==> flow/design.v <==
module control(
    input logic [6:0]op_cc, 
    input logic [2:0]fun3_c, 
    input logic [6:0]fun7_c, 
    input logic calu_br, 
    output logic cmem_wr, 
    output logic cbr, 
    output logic cmem_rd, 
    output logic creg_wr, 
    output logic cmem_reg, 
    output logic [5:0] calu_op, 
    output logic [2:0] cop_a, 
    output logic cop_b, 
    output logic i_type,  
    output logic r_type,
    output logic s_type,
    output logic sb_type,
    output logic u_type,
    output logic uj_type
);
    localparam  
                R_TYPE = 7'b0110011 , 
                R_TYPEW = 7'b0111011 , 
                I_TYPEL = 7'b0000011 , 
                I_TYPE = 7'b0010011 , 
                I_TYPEW = 7'b0011011 , 
                I_TYPEJ = 7'b1100111 , 
                I_TYPEE = 7'b1100111 , 
                S_TYPE = 7'b0100011 , 
                SB_TYPE = 7'b1100011 , 
                U_TYPE = 7'b0010111 , 
                UJ_TYPE = 7'b1101111 ; 
    assign creg_wr = ( (op_cc == R_TYPE) | (op_cc == R_TYPEW) | (op_cc == I_TYPE) | (op_cc == I_TYPEW)
                        | (op_cc == I_TYPEJ) | (op_cc == I_TYPEL) | (op_cc == U_TYPE) | (op_cc == UJ_TYPE)
                        | (op_cc == 7'h37)  
                      ) ? 1'b1 : 1'b0 ;
    assign cop_a = ( (op_cc == R_TYPE) | (op_cc == R_TYPEW) | (op_cc == I_TYPE) | (op_cc == I_TYPEW) | (op_cc == I_TYPEJ)
                        | (op_cc == I_TYPEL) | (op_cc == SB_TYPE)
                    ) ? 1'b1 : 1'b0 ;
    assign cop_b = ( (op_cc == R_TYPE) | (op_cc == R_TYPEW) | (op_cc == SB_TYPE) | (op_cc == S_TYPE)
                    ) ? 1'b1 : 1'b0 ;
    assign cmem_wr = (op_cc == S_TYPE) ? 1'b1 : 1'b0 ;
    assign cmem_rd = (op_cc == I_TYPEL) ? 1'b1 : 1'b0 ;
    assign cmem_reg = (op_cc == I_TYPEL) ? 1'b1 : 1'b0 ;
    assign cbr = (op_cc == SB_TYPE) && (calu_br == 1'b1) ? 1'b1 : 1'b0 ;
    assign i_type = ( (op_cc == I_TYPE) | (op_cc == I_TYPEE) | (op_cc == I_TYPEJ) | (op_cc == I_TYPEL)
                     | (op_cc == I_TYPEW) ) ? 1'b1 : 1'b0 ; 
    assign r_type = ( (op_cc == R_TYPE) | (op_cc == R_TYPEW) ) ? 1'b1 : 1'b0 ;
    assign s_type = (op_cc == S_TYPE) ? 1'b1 : 1'b0 ;
    assign sb_type = (op_cc == SB_TYPE) ? 1'b1 : 1'b0 ;
    assign u_type = (op_cc == U_TYPE) ? 1'b1 : 1'b0 ;
    assign uj_type = (op_cc == UJ_TYPE) ? 1'b1 : 1'b0 ;
    assign calu_op =   ((op_cc == 7'h03) && (fun3_c == 3'h0)) ? 6'd1 :  
                       ((op_cc == 7'h03) && (fun3_c == 3'h1)) ? 6'd2 :   
                       ((op_cc == 7'h03) && (fun3_c == 3'h2)) ? 6'd3 :   
                       ((op_cc == 7'h03) && (fun3_c == 3'h3)) ? 6'd4 :   
                       ((op_cc == 7'h03) && (fun3_c == 3'h4)) ? 6'd5 :   
                       ((op_cc == 7'h03) && (fun3_c == 3'h5)) ? 6'd6 :   
                       ((op_cc == 7'h03) && (fun3_c == 3'h6)) ? 6'd7 :   
                       ((op_cc == 7'h13) && (fun3_c == 3'h0)) ? 6'd8 :   
                       ((op_cc == 7'h13) && (fun3_c == 3'h1) && (fun7_c == 7'h0)) ? 6'd9 :   
                       ((op_cc == 7'h13) && (fun3_c == 3'h2)) ? 6'd10 :   
                       ((op_cc == 7'h13) && (fun3_c == 3'h3)) ? 6'd11 :   
                       ((op_cc == 7'h13) && (fun3_c == 3'h4)) ? 6'd12 :   
                       ((op_cc == 7'h13) && (fun3_c == 3'h5) && (fun7_c == 7'h00)) ? 6'd13 :   
                       ((op_cc == 7'h13) && (fun3_c == 3'h5) && (fun7_c == 7'h20)) ? 6'd14 :   
                       ((op_cc == 7'h13) && (fun3_c == 3'h6)) ? 6'd15 :   
                       ((op_cc == 7'h13) && (fun3_c == 3'h7)) ? 6'd16 :   
                       ((op_cc == 7'h17)) ? 6'd17 :   
                       ((op_cc == 7'h23) && (fun3_c == 3'h0)) ? 6'd18 :   
                       ((op_cc == 7'h23) && (fun3_c == 3'h1)) ? 6'd19 :   
                       ((op_cc == 7'h23) && (fun3_c == 3'h2)) ? 6'd20 :   
                       ((op_cc == 7'h23) && (fun3_c == 3'h3)) ? 6'd21 :   
                       ((op_cc == 7'h33) && (fun3_c == 3'h0) && (fun7_c == 7'h00)) ? 6'd22 :   
                       ((op_cc == 7'h33) && (fun3_c == 3'h0) && (fun7_c == 7'h20)) ? 6'd23 :   
                       ((op_cc == 7'h33) && (fun3_c == 3'h1) && (fun7_c == 7'h00)) ? 6'd24 :   
                       ((op_cc == 7'h33) && (fun3_c == 3'h2) && (fun7_c == 7'h00)) ? 6'd25 :   
                       ((op_cc == 7'h33) && (fun3_c == 3'h3) && (fun7_c == 7'h00)) ? 6'd26 :   
                       ((op_cc == 7'h33) && (fun3_c == 3'h4) && (fun7_c == 7'h00)) ? 6'd27 :   
                       ((op_cc == 7'h33) && (fun3_c == 3'h5) && (fun7_c == 7'h00)) ? 6'd28 :   
                       ((op_cc == 7'h33) && (fun3_c == 3'h5) && (fun7_c == 7'h20)) ? 6'd29 :   
                       ((op_cc == 7'h33) && (fun3_c == 3'h6) && (fun7_c == 7'h00)) ? 6'd30 :   
                       ((op_cc == 7'h33) && (fun3_c == 3'h7) && (fun7_c == 7'h00)) ? 6'd31 :   
                       ((op_cc == 7'h37)) ? 6'd32 :   
                       ((op_cc == 7'h63) && (fun3_c == 3'h0)) ? 6'd33 :   
                       ((op_cc == 7'h63) && (fun3_c == 3'h1)) ? 6'd34 :   
                       ((op_cc == 7'h63) && (fun3_c == 3'h4)) ? 6'd35 :   
                       ((op_cc == 7'h63) && (fun3_c == 3'h5)) ? 6'd36 :   
                       ((op_cc == 7'h63) && (fun3_c == 3'h6)) ? 6'd37 :   
                       ((op_cc == 7'h63) && (fun3_c == 3'h7)) ? 6'd38 :   
                       ((op_cc == 7'h67) && (fun3_c == 3'h0)) ? 6'd39 :   
                       ((op_cc == 7'h6F)) ? 6'd40 : 6'd0 ;  
endmodule
module imm_gen(
        input logic [31:0] instr,  
        output logic [31:0] imm  
    );
    always_comb begin
        imm = 32'd0;
        if (instr[6:0] == 7'h03 || instr[6:0] == 7'h13 || instr[6:0] == 7'h1B || instr[6:0] == 7'h67 || instr[6:0] == 7'h73)begin  
            imm = {{20{instr[31]}}, {instr [31:20]}};
        end
        else if (instr[6:0] == 7'h23)begin  
            imm = { {20{instr[31]}}, {instr [31:25],instr [11:7]}};
        end
        else if (instr[6:0] == 7'h63)begin  
            imm = { {19{instr[31]}},instr[31],instr[7],instr [30:25] ,instr[11:8],1'b0 };
        end
        else if (instr[6:0] == 7'h17 || instr[6:0] == 7'h37)begin  
            imm = {instr[31:12],12'b0};
        end
        else if (instr[6:0] == 7'h6F)begin  
            imm = { {11{instr[31]}}, instr[31], instr[19:12], instr[20], instr[30:21], 1'b0};
        end
    end
endmodule
module alu(
    input logic clk,
    input logic rst,  
    input logic [31:0] aop_a,
    input logic [31:0] aop_b,
    input logic [31:0] aimm,
    input logic [5:0] alu_op,
    input logic [31:0] apc,
    output logic cond,  
    output logic branch,
    output logic [31:0] result
);
always_comb begin
    cond = 1'b0;
    if (alu_op ==  6'd33)begin  
        if (aop_a == aop_b)begin
            cond = 1'b1;
        end 
    end
    if (alu_op ==  6'd34)begin  
        if (aop_a != aop_b)begin
            cond = 1'b1;
        end 
    end
    if (alu_op == 6'd35)begin  
        if ($signed(aop_a) < $signed(aop_b))begin
            cond = 1'b1;
        end 
    end
    if (alu_op == 6'd36)begin  
        if ($signed(aop_a) >= $signed(aop_b))begin
            cond = 1'b1;
        end     
    end
    if ($unsigned(alu_op) == $unsigned(6'd37))begin  
        if (aop_a < aop_b)begin
            cond = 1'b1;
        end 
    end
    if ($unsigned(alu_op) ==  $unsigned(6'd38))begin  
        if (aop_a >= aop_b)begin
            cond = 1'b1;
        end 
    end
end
always_ff @(posedge clk) begin
    if (rst == 1'b1)begin
        result <= 32'd0;
        branch <= 1'b0;
    end
    else begin
    branch <= cond;
    if (alu_op ==  6'd1)begin  
        result <= aop_a + aimm;
    end
    if (alu_op ==  6'd2)begin  
        result <= aop_a + aimm;
    end
    if (alu_op ==  6'd3)begin  
        result <= aop_a + aimm;
    end
    if (alu_op ==  6'd4)begin  
        result <= aop_a + aimm;
    end
    if (alu_op ==  6'd5)begin  
        result <= aop_a + aimm;
    end
    if (alu_op ==  6'd6)begin  
        result <= aop_a + aimm;
    end
    if (alu_op ==  6'd7)begin  
        result <= aop_a + aimm;
    end
    if (alu_op ==  6'd8)begin  
        result <= aop_a + aimm;
    end
    if (alu_op ==  6'd9)begin  
        result <= aop_a << aimm[4:0];
    end
    if (alu_op ==  6'd10)begin  
        result <= $signed(aop_a) < $signed(aimm) ? 32'd1 : 32'd0;
    end
    if ($unsigned(alu_op) == $unsigned(6'd11))begin  
        result <= aop_a < aimm ? 32'd1 : 32'd0;
    end
    if (alu_op ==  6'd12)begin  
        result <= aop_a ^ aimm;
    end
    if (alu_op ==  6'd13)begin  
        result <= aop_a >> aimm[4:0];
    end
    if (alu_op ==  6'd14)begin  
        result <= $signed(aop_a) >>> aimm[4:0];
    end
    if (alu_op ==  6'd15)begin  
        result <= aop_a | aimm;
    end
    if (alu_op ==  6'd16)begin  
        result <= aop_a & aimm;
    end
    if (alu_op ==  6'd17)begin  
        result <= apc + aimm;
    end
    if (alu_op ==  6'd18)begin  
        result <= aop_a + aimm;
    end
    if (alu_op ==  6'd19)begin  
        result <= aop_a + aimm;
    end
    if (alu_op ==  6'd20)begin  
        result <= aop_a + aimm;
    end
    if (alu_op ==  6'd21)begin  
        result <= aop_a + aimm;
    end
    if (alu_op ==  6'd22)begin  
        result <= aop_a + aop_b;
    end
    if (alu_op ==  6'd23)begin  
        result <= aop_a - aop_b;
    end
    if (alu_op ==  6'd24)begin  
        result <= aop_a << aop_b[4:0];
    end
    if (alu_op ==  6'd25)begin  
        result <= $signed(aop_a) < $signed(aop_b) ? 32'd1 : 32'd0;
    end
    if ($unsigned(alu_op) ==  $unsigned(6'd26))begin  
        result <= aop_a < aop_b ? 32'd1 : 32'd0;
    end
    if (alu_op ==  6'd27)begin  
        result <= aop_a ^ aop_b;
    end
    if (alu_op ==  6'd28)begin  
        result <= aop_a >> aop_b[4:0];
    end
    if (alu_op ==  6'd29)begin  
        result <= $signed(aop_a) >>> aop_b[4:0];
    end
    if (alu_op ==  6'd30)begin  
        result <= aop_a | aop_b;
    end
    if (alu_op ==  6'd31)begin  
        result <= aop_a & aop_b;
    end
    if (alu_op ==  6'd32)begin  
        result <= aimm;
    end
    if (alu_op ==  6'd39)begin  
        result <= apc + 32'd4;
    end
    if (alu_op ==  6'd40)begin  
        result <= apc + 32'd4;
    end
    end
end
endmodule
module ifu(
    input logic ibranch,  
    input logic i_typej,  
    input logic sb_type,  
    input logic uj_type,  
    input logic [31:0] iop_a,  
    input logic [31:0] imm,
    input logic [31:0] pci,  
    input logic clk, 
    input logic rst,  
    output logic [31:0] pc  
);
always_ff @(posedge clk) begin
    if (rst == 1'b1)begin
    pc <= 32'd0;
    end
    else if (sb_type == 1'b1 && ibranch == 1'b1)begin  
    pc <= pci + imm;
    end
    else if (i_typej == 1'b1)begin  
    pc <= (iop_a + imm) & 32'hFFFF_FFFE;
    end
    else if (uj_type == 1'b1)begin  
    pc <= pci + imm;
    end
    else begin
        pc <= pci + 32'd4;
    end
end
endmodule
module bolt_exec(
    input logic clk,
    input logic rst,  
    input logic [31:0] instr,  
    input logic [31:0] rs1,  
    input logic [31:0] rs2,  
    input logic [31:0] pc,  
    output logic [31:0] result,  
    output logic [31:0] next_pc,  
    output logic branch,  
    output logic reg_wr,  
    output logic mem_wr,  
    output logic mem_rd  
);
    logic cmem_wr, cbr, cmem_rd, creg_wr, cmem_reg, cop_b;
    logic [2:0] cop_a;
    logic [5:0] calu_op;
    logic i_type, r_type, s_type, sb_type, u_type, uj_type;
    logic [31:0] imm;
    logic cond;
    control u_control (
        .op_cc(instr[6:0]), .fun3_c(instr[14:12]), .fun7_c(instr[31:25]), .calu_br(cond),
        .cmem_wr(cmem_wr), .cbr(cbr), .cmem_rd(cmem_rd), .creg_wr(creg_wr), .cmem_reg(cmem_reg),
        .calu_op(calu_op), .cop_a(cop_a), .cop_b(cop_b),
        .i_type(i_type), .r_type(r_type), .s_type(s_type), .sb_type(sb_type), .u_type(u_type),
        .uj_type(uj_type)
    );
    imm_gen u_imm_gen (.instr(instr), .imm(imm));
    alu u_alu (
        .clk(clk), .rst(rst), .aop_a(rs1), .aop_b(rs2), .aimm(imm), .alu_op(calu_op), .apc(pc),
        .cond(cond), .branch(branch), .result(result)
    );
    ifu u_ifu (
        .ibranch(cbr), .i_typej(calu_op == 6'd39), .sb_type(sb_type), .uj_type(calu_op == 6'd40),
        .iop_a(rs1), .imm(imm), .pci(pc), .clk(clk), .rst(rst), .pc(next_pc)
    );
    always_ff @(posedge clk) begin
        if (rst == 1'b1)begin
            reg_wr <= 1'b0;
            mem_wr <= 1'b0;
            mem_rd <= 1'b0;
        end
        else begin
            reg_wr <= creg_wr;
            mem_wr <= cmem_wr;
            mem_rd <= cmem_rd;
        end
    end
endmodule
# Step by step through the tools: bolt_exec
# Tool output for the design above, in the order of the flow.
# Line numbers count from 1 in the design file above.
# Operators: Yosys type, input widths -> output width; for muxes data width and select width s.
# Library cell names are shortened.
setup:
  top_module: "bolt_exec"
  clock_port: "clk"
  cell_library: "sky130hd"
  pvt_corner: "tt_025C_1v80"

# After elaboration
# Yosys after proc, flatten, opt, wreduce and memory -nomap, before mapping. Memory bits, and registers merged into a memory's read port (data or address), are not among the register bits. Print and check cells are not counted.
word_totals:
  reg_bits: 68
  ramBits: 0
  in_bits: 130
  latch_bits: 0
  n_memories: 0
  elab_cells: 259
  out_inout_bits: 68
  mem_bits_ro: 0
  clocked_rd_ports_x_width: 0
classes:
  n_shift: 6
  mul: 0
  bitwise: 14
  equal: 62
  div: 0
  n_reduce_logical: 57
  addsub: 5
  n_mux: 103
  compare: 6
op_table:
  columns: ["op", "count"]
  rows:
  - ["$mux 32", 42]
  - ["$mux 6", 40]
  - ["$lt 32x32->1", 4]
  - ["$add 32x32->32", 3]
  - ["$eq 6x5->1 const B", 16]
  - ["$ge 32x32->1", 2]
  - ["$and 32x32->32", 2]
  - ["$or 32x32->32", 2]
  - ["$xor 32x32->32", 2]
  - ["$shl 32x5->32", 2]
  - ["$shr 32x5->32", 2]
  - ["$sshr 32x5->32", 2]
  - ["$eq 6x6->1 const B", 9]
  - ["$logic_and 1x1->1", 49]
  - ["$eq 6x4->1 const B", 8]
  - ["$eq 7x6->1 const B", 5]
  - ["$reduce_bool 34->1", 1]
  - ["$add 32x3->32 const B", 1]
  - ["$sub 32x32->32", 1]
  - ["$eq 32x32->1", 1]
  - ["$ne 32x32->1", 1]
  - ["$eq 7x7->1 const B", 4]
  - ["$eq 6x3->1 const B", 4]
  - ["$eq 7x5->1 const B", 3]
  - ["$mux 1", 21]
  - ["$eq 3x3->1 const B", 4]
  - ["$eq 6x2->1 const B", 2]
  - ["$or 1x1->1", 8]
# Not listed: further kinds 7, cells in them 12.

# Logic depth
# Longest topological path by Yosys (ltp), each cell counted once; first at word level (registers and memories cut), then after technology mapping (sequential cells cut; the memories' decode and read muxes count).
logic_depth:
  word_depth: 76
  ABC_AREA: 0
  depth_mapped: 24
  mapped_depth_nobuf: 20

# Netlist
# Source: synth_stat.txt of the flow (Yosys; design flattened, memories mapped). It holds for the ABC_AREA given above (unset counts as 0); a run with the other value may have another netlist.
# The area totals of this step are shown rounded.
synth_totals:
  cell_count: 3835
  buffers: 310
  seqArea_um2: 1361
  yosys_area_um2: 25270
  flip_flops: 68
by_type:
  columns: ["cell", "count", "area_total_um2"]
  rows:
  - ["ha_1", 243, 3.04E+03]
  - ["a21oi_1", 386, 1.93E+03]
  - ["dfxtp_1", 68, 1.36E+03]
  - ["nand2_1", 358, 1.34E+03]
  - ["o21ai_0", 267, 1.34E+03]
  - ["nor2_1", 349, 1.31E+03]
  - ["clkbuf_1", 219, 822.038]
  - ["nand3_1", 161, 805.773]
  - ["a211oi_1", 106, 795.763]
  - ["mux2i_1", 72, 720.691]
  - ["o211ai_1", 91, 683.155]
  - ["xnor2_1", 72, 630.605]
  - ["nor3_1", 123, 615.59]
  - ["inv_1", 153, 574.301]
  - ["a221oi_1", 50, 437.92]
  - ["a21o_1", 56, 420.403]
  - ["xor2_1", 46, 402.886]
  - ["o221ai_1", 42, 367.853]
# Other cell types: 94; their cells: 973.
# The figures by module come from a second, unflattened synthesis with its own total; it is not the netlist above.
hier_totals:
  cells_unflattened: 4104
  area_unflattened_um2: 27550
# Each row is one instance without its submodules.
modules:
  columns: ["module", "instances", "area_um2", "mod_seq_area_um2", "cells"]
  rows:
  - ["alu", 1, 21010, 660.6, 3199]
  - ["ifu", 1, 5044, 640.6, 677]
  - ["control", 1, 769.5, 0.0, 124]
  - ["imm_gen", 1, 605.6, 0.0, 93]
  - ["bolt_exec", 1, 123.9, 60.1, 11]

# Worst setup path after synthesis
# Path of least setup slack by OpenSTA after synthesis, without wires, with an ideal clock, recovery checks aside; 20% of the period is set as input and as output delay. Where synthesis merged equal registers, the netlist keeps one of their names.
synth_path:
  path_type: "input -> register"
  start: "input instr[5]"
  end: "register u_alu.result[30]"
  stages: 22
  input_delay_ns: 1.300
  path_delay_ns: 4.222
  period_ns: 6.5
  setup_ns: 0.126
  arrival_time_ns: 5.396
  required_time_ns: 6.374
  setup_slack_ns: 0.978
  launch_ns: 1.300
  path_buffers: 5
  period_less_setup_slack_ns: 5.522
# "path_delay_ns" = arrival - input delay + setup time.
# "stages" counts driving pins, that of a launching flip-flop among them; a cell with two outputs on the path counts twice.
# "period_less_setup_slack_ns" = period - worst setup slack (recovery checks aside). The figure is calculated, with input and output delays left at 20% of the set period.
# Between the ends stands the longest chain of elaborated cells between them, by number of cells; it is not shown to be the way that was timed. Of several equally long chains one is given.
# Each line given opens the expression or statement behind the cell; cells for indexed reads and writes are added by Yosys, which also makes memories of some case tables.
# At most two assigning lines are given for a register; there are more.
synth_between:
  cell_sequence: "buf_2 > nor2b_1 > and3_1 > buf_2 > o21ai_2 > inv_2 > buf_2 > buf_2 > buf_2 > fa_1 > a21oi_1 > nand4b_1 > a21bo_2 > a21oi_1 > nor2_1 > o41ai_1 > a211oi_1 > o31ai_1 > xnor2_1 > nand2_1 > a41oi_1 > o21ai_0"
  elab_chain_len: 76
  cells_between: 185
  cone_classes: "add/sub: 2; eq/ne: 45; shift: 3; mux: 79; logic: 3; reduce/logical: 53"
synth_lines:
  columns: ["element", "line", "source"]
  rows:
  - ["start, declared", 307, "input logic [31:0] instr,"]
  - ["$eq 7x7->1", 92, "((op_cc == 7'h6F)) ? 6'd40 : 6'd0 ;"]
  - ["$mux 6", 92, null]
  - ["$mux 6", 91, "((op_cc == 7'h67) && (fun3_c == 3'h0)) ? 6'd39 :"]
  - ["$mux 6", 90, "((op_cc == 7'h63) && (fun3_c == 3'h7)) ? 6'd38 :"]
  - ["$mux 6", 89, "((op_cc == 7'h63) && (fun3_c == 3'h6)) ? 6'd37 :"]
  - ["$mux 6", 88, "((op_cc == 7'h63) && (fun3_c == 3'h5)) ? 6'd36 :"]
  - ["$mux 6", 87, "((op_cc == 7'h63) && (fun3_c == 3'h4)) ? 6'd35 :"]
  - ["[62 not listed]", null, null]
  - ["$mux 32", 250, "if (alu_op ==  6'd28)begin"]
  - ["$mux 32", 253, "if (alu_op ==  6'd29)begin"]
  - ["$mux 32", 256, "if (alu_op ==  6'd30)begin"]
  - ["$mux 32", 259, "if (alu_op ==  6'd31)begin"]
  - ["$mux 32", 262, "if (alu_op ==  6'd32)begin"]
  - ["$mux 32", 265, "if (alu_op ==  6'd39)begin"]
  - ["$mux 32", 268, "if (alu_op ==  6'd40)begin"]
  - ["end, assigned", 266, "result <= apc + 32'd4;"]
  - ["end, assigned", 269, "result <= apc + 32'd4;"]
  - ["end, declared", 127, "output logic [31:0] result"]

# Timing after layout
# Path of least setup slack in the final report of job 2 (OpenROAD, finished layout, wires in). Where an end is a register, its clock arrival counts in the times.
layout_path:
  path_type: "input -> register"
  start: "input instr[29]"
  end: "register u_alu.result[24]"
  launch_ns: 1.22
  arrival_time_ns: 6.04
  period_ns: 6.11
  setup_ns: 0.07
  input_delay_ns: 1.22
  path_buffers: 4
  setup_slack_ns: 0.41
  stages: 15
  required_time_ns: 6.45
# Between the ends stands the longest chain of elaborated cells between them, by number of cells; it is not shown to be the way that was timed. Of several equally long chains one is given.
# At most two assigning lines are given for a register; there are more.
layout_between:
  cell_sequence: "clkdlybuf4s50_1 > nor4_4 > buf_4 > nand3_4 > nor4_2 > buf_4 > o21ai_0 > a32oi_1 > mux2i_1 > nand2_1 > a2111oi_0 > buf_4 > a221o_1 > a2111oi_2 > o2bb2ai_1"
  elab_chain_len: 68
  cells_between: 122
  cone_classes: "add/sub: 2; eq/ne: 35; mux: 70; reduce/logical: 15"
layout_lines:
  columns: ["element", "line", "source"]
  rows:
  - ["start, declared", 307, "input logic [31:0] instr,"]
  - ["$logic_not 7->1", 83, "((op_cc == 7'h33) && (fun3_c == 3'h7) && (fun7_c == 7'h00)) ? 6'd31 :"]
  - ["$logic_and 1x1->1", 83, null]
  - ["$mux 6", 83, null]
  - ["$mux 6", 82, "((op_cc == 7'h33) && (fun3_c == 3'h6) && (fun7_c == 7'h00)) ? 6'd30 :"]
  - ["$mux 6", 81, "((op_cc == 7'h33) && (fun3_c == 3'h5) && (fun7_c == 7'h20)) ? 6'd29 :"]
  - ["$mux 6", 80, "((op_cc == 7'h33) && (fun3_c == 3'h5) && (fun7_c == 7'h00)) ? 6'd28 :"]
  - ["$mux 6", 79, "((op_cc == 7'h33) && (fun3_c == 3'h4) && (fun7_c == 7'h00)) ? 6'd27 :"]
  - ["[54 not listed]", null, null]
  - ["$mux 32", 250, "if (alu_op ==  6'd28)begin"]
  - ["$mux 32", 253, "if (alu_op ==  6'd29)begin"]
  - ["$mux 32", 256, "if (alu_op ==  6'd30)begin"]
  - ["$mux 32", 259, "if (alu_op ==  6'd31)begin"]
  - ["$mux 32", 262, "if (alu_op ==  6'd32)begin"]
  - ["$mux 32", 265, "if (alu_op ==  6'd39)begin"]
  - ["$mux 32", 268, "if (alu_op ==  6'd40)begin"]
  - ["end, assigned", 266, "result <= apc + 32'd4;"]
  - ["end, assigned", 269, "result <= apc + 32'd4;"]
  - ["end, declared", 127, "output logic [31:0] result"]

Ticket comment

Settings and measured results of 2 stored flow runs for module bolt_exec (sky130hd), not sorted in any way. The constraints put input and output delay at 20% of the set period each and load the outputs with 0.01 pF.
"achieved_period_ns" = clock period - worst setup slack. The figure is calculated, with input and output delays left at 20% of the set period.
"critical_path_time_ns": the worst setup path's part of the clock period (all of it between registers, 20% less for each end at a port) less its slack. A launch clock that arrives late makes it longer, a capture clock that arrives late makes it shorter.
"fin_power_uw" is the tool's figure for a default switching activity; nothing was simulated.
Results are given in rounded form.

--- job 1 ---
==> flow/run.sh <==
#!/bin/bash
# the make line also repeats the synthesis and layout settings of config.mk as NAME=value (left out here)
make -C /OpenROAD-flow-scripts/flow DESIGN_CONFIG=/design/flow/config.mk WORK_HOME=/design/flow/orfs CLKGATE_MAP_FILE= finish
==> flow/config.mk <==
export PLATFORM = sky130hd
export DESIGN_NAME = bolt_exec
export DESIGN_NICKNAME = bolt_exec
export VERILOG_FILES = /design/flow/design.v
export SDC_FILE = /design/flow/constraint.sdc
export NUM_CORES = 4
export LEC_CHECK = 0
export ABC_AREA = 1
export CAP_MARGIN = 40
export CELL_PAD_IN_SITES_GLOBAL_PLACEMENT = 2
export CORE_MARGIN = 8
export CORE_UTILIZATION = 60
export CTS_CLUSTER_SIZE = 22
export GPL_TIMING_DRIVEN = 0
export SETUP_SLACK_MARGIN = 0.5
export SLEW_MARGIN = 20
export TNS_END_PERCENT = 60
==> flow/constraint.sdc <==
create_clock -name core_clock -period 6.54 [get_ports {clk}]
set_input_delay 1.3080 -clock core_clock [delete_from_list [all_inputs] [get_ports {clk}]]
set_output_delay 1.3080 -clock core_clock [all_outputs]
set_load 0.01 [all_outputs]

==> results, as YAML <==
outcome: "no final report: placement broke off with GPL-0301"

--- job 2 ---
==> flow/run.sh <==
#!/bin/bash
# the make line also repeats the synthesis and layout settings of config.mk as NAME=value (left out here)
make -C /OpenROAD-flow-scripts/flow DESIGN_CONFIG=/design/flow/config.mk WORK_HOME=/design/flow/orfs CLKGATE_MAP_FILE= finish
==> flow/config.mk <==
export PLATFORM = sky130hd
export DESIGN_NAME = bolt_exec
export DESIGN_NICKNAME = bolt_exec
export VERILOG_FILES = /design/flow/design.v
export SDC_FILE = /design/flow/constraint.sdc
export NUM_CORES = 4
export LEC_CHECK = 0
export CAP_MARGIN = 20
export CORE_MARGIN = 2
export CORE_UTILIZATION = 28
export SETUP_SLACK_MARGIN = 0.5
export SLEW_MARGIN = 20
==> flow/constraint.sdc <==
create_clock -name core_clock -period 6.11 [get_ports {clk}]
set_input_delay 1.2220 -clock core_clock [delete_from_list [all_inputs] [get_ports {clk}]]
set_output_delay 1.2220 -clock core_clock [all_outputs]
set_load 0.01 [all_outputs]

==> results, as YAML <==
results:
  utilization_pct: 39.9
  finish.stdcell_area_um2: 35840
  timing.setup.ws_ns: 0.408
  setup_tns_ns: 0.000
  die_um2: 92680
  synthArea_um2: 25270
  critical_path_time_ns: 4.48
  path_kind: "input -> register"
  achieved_period_ns: 5.702
  worst_hold_slack_ns: 0.515
  fin_power_uw: 3792
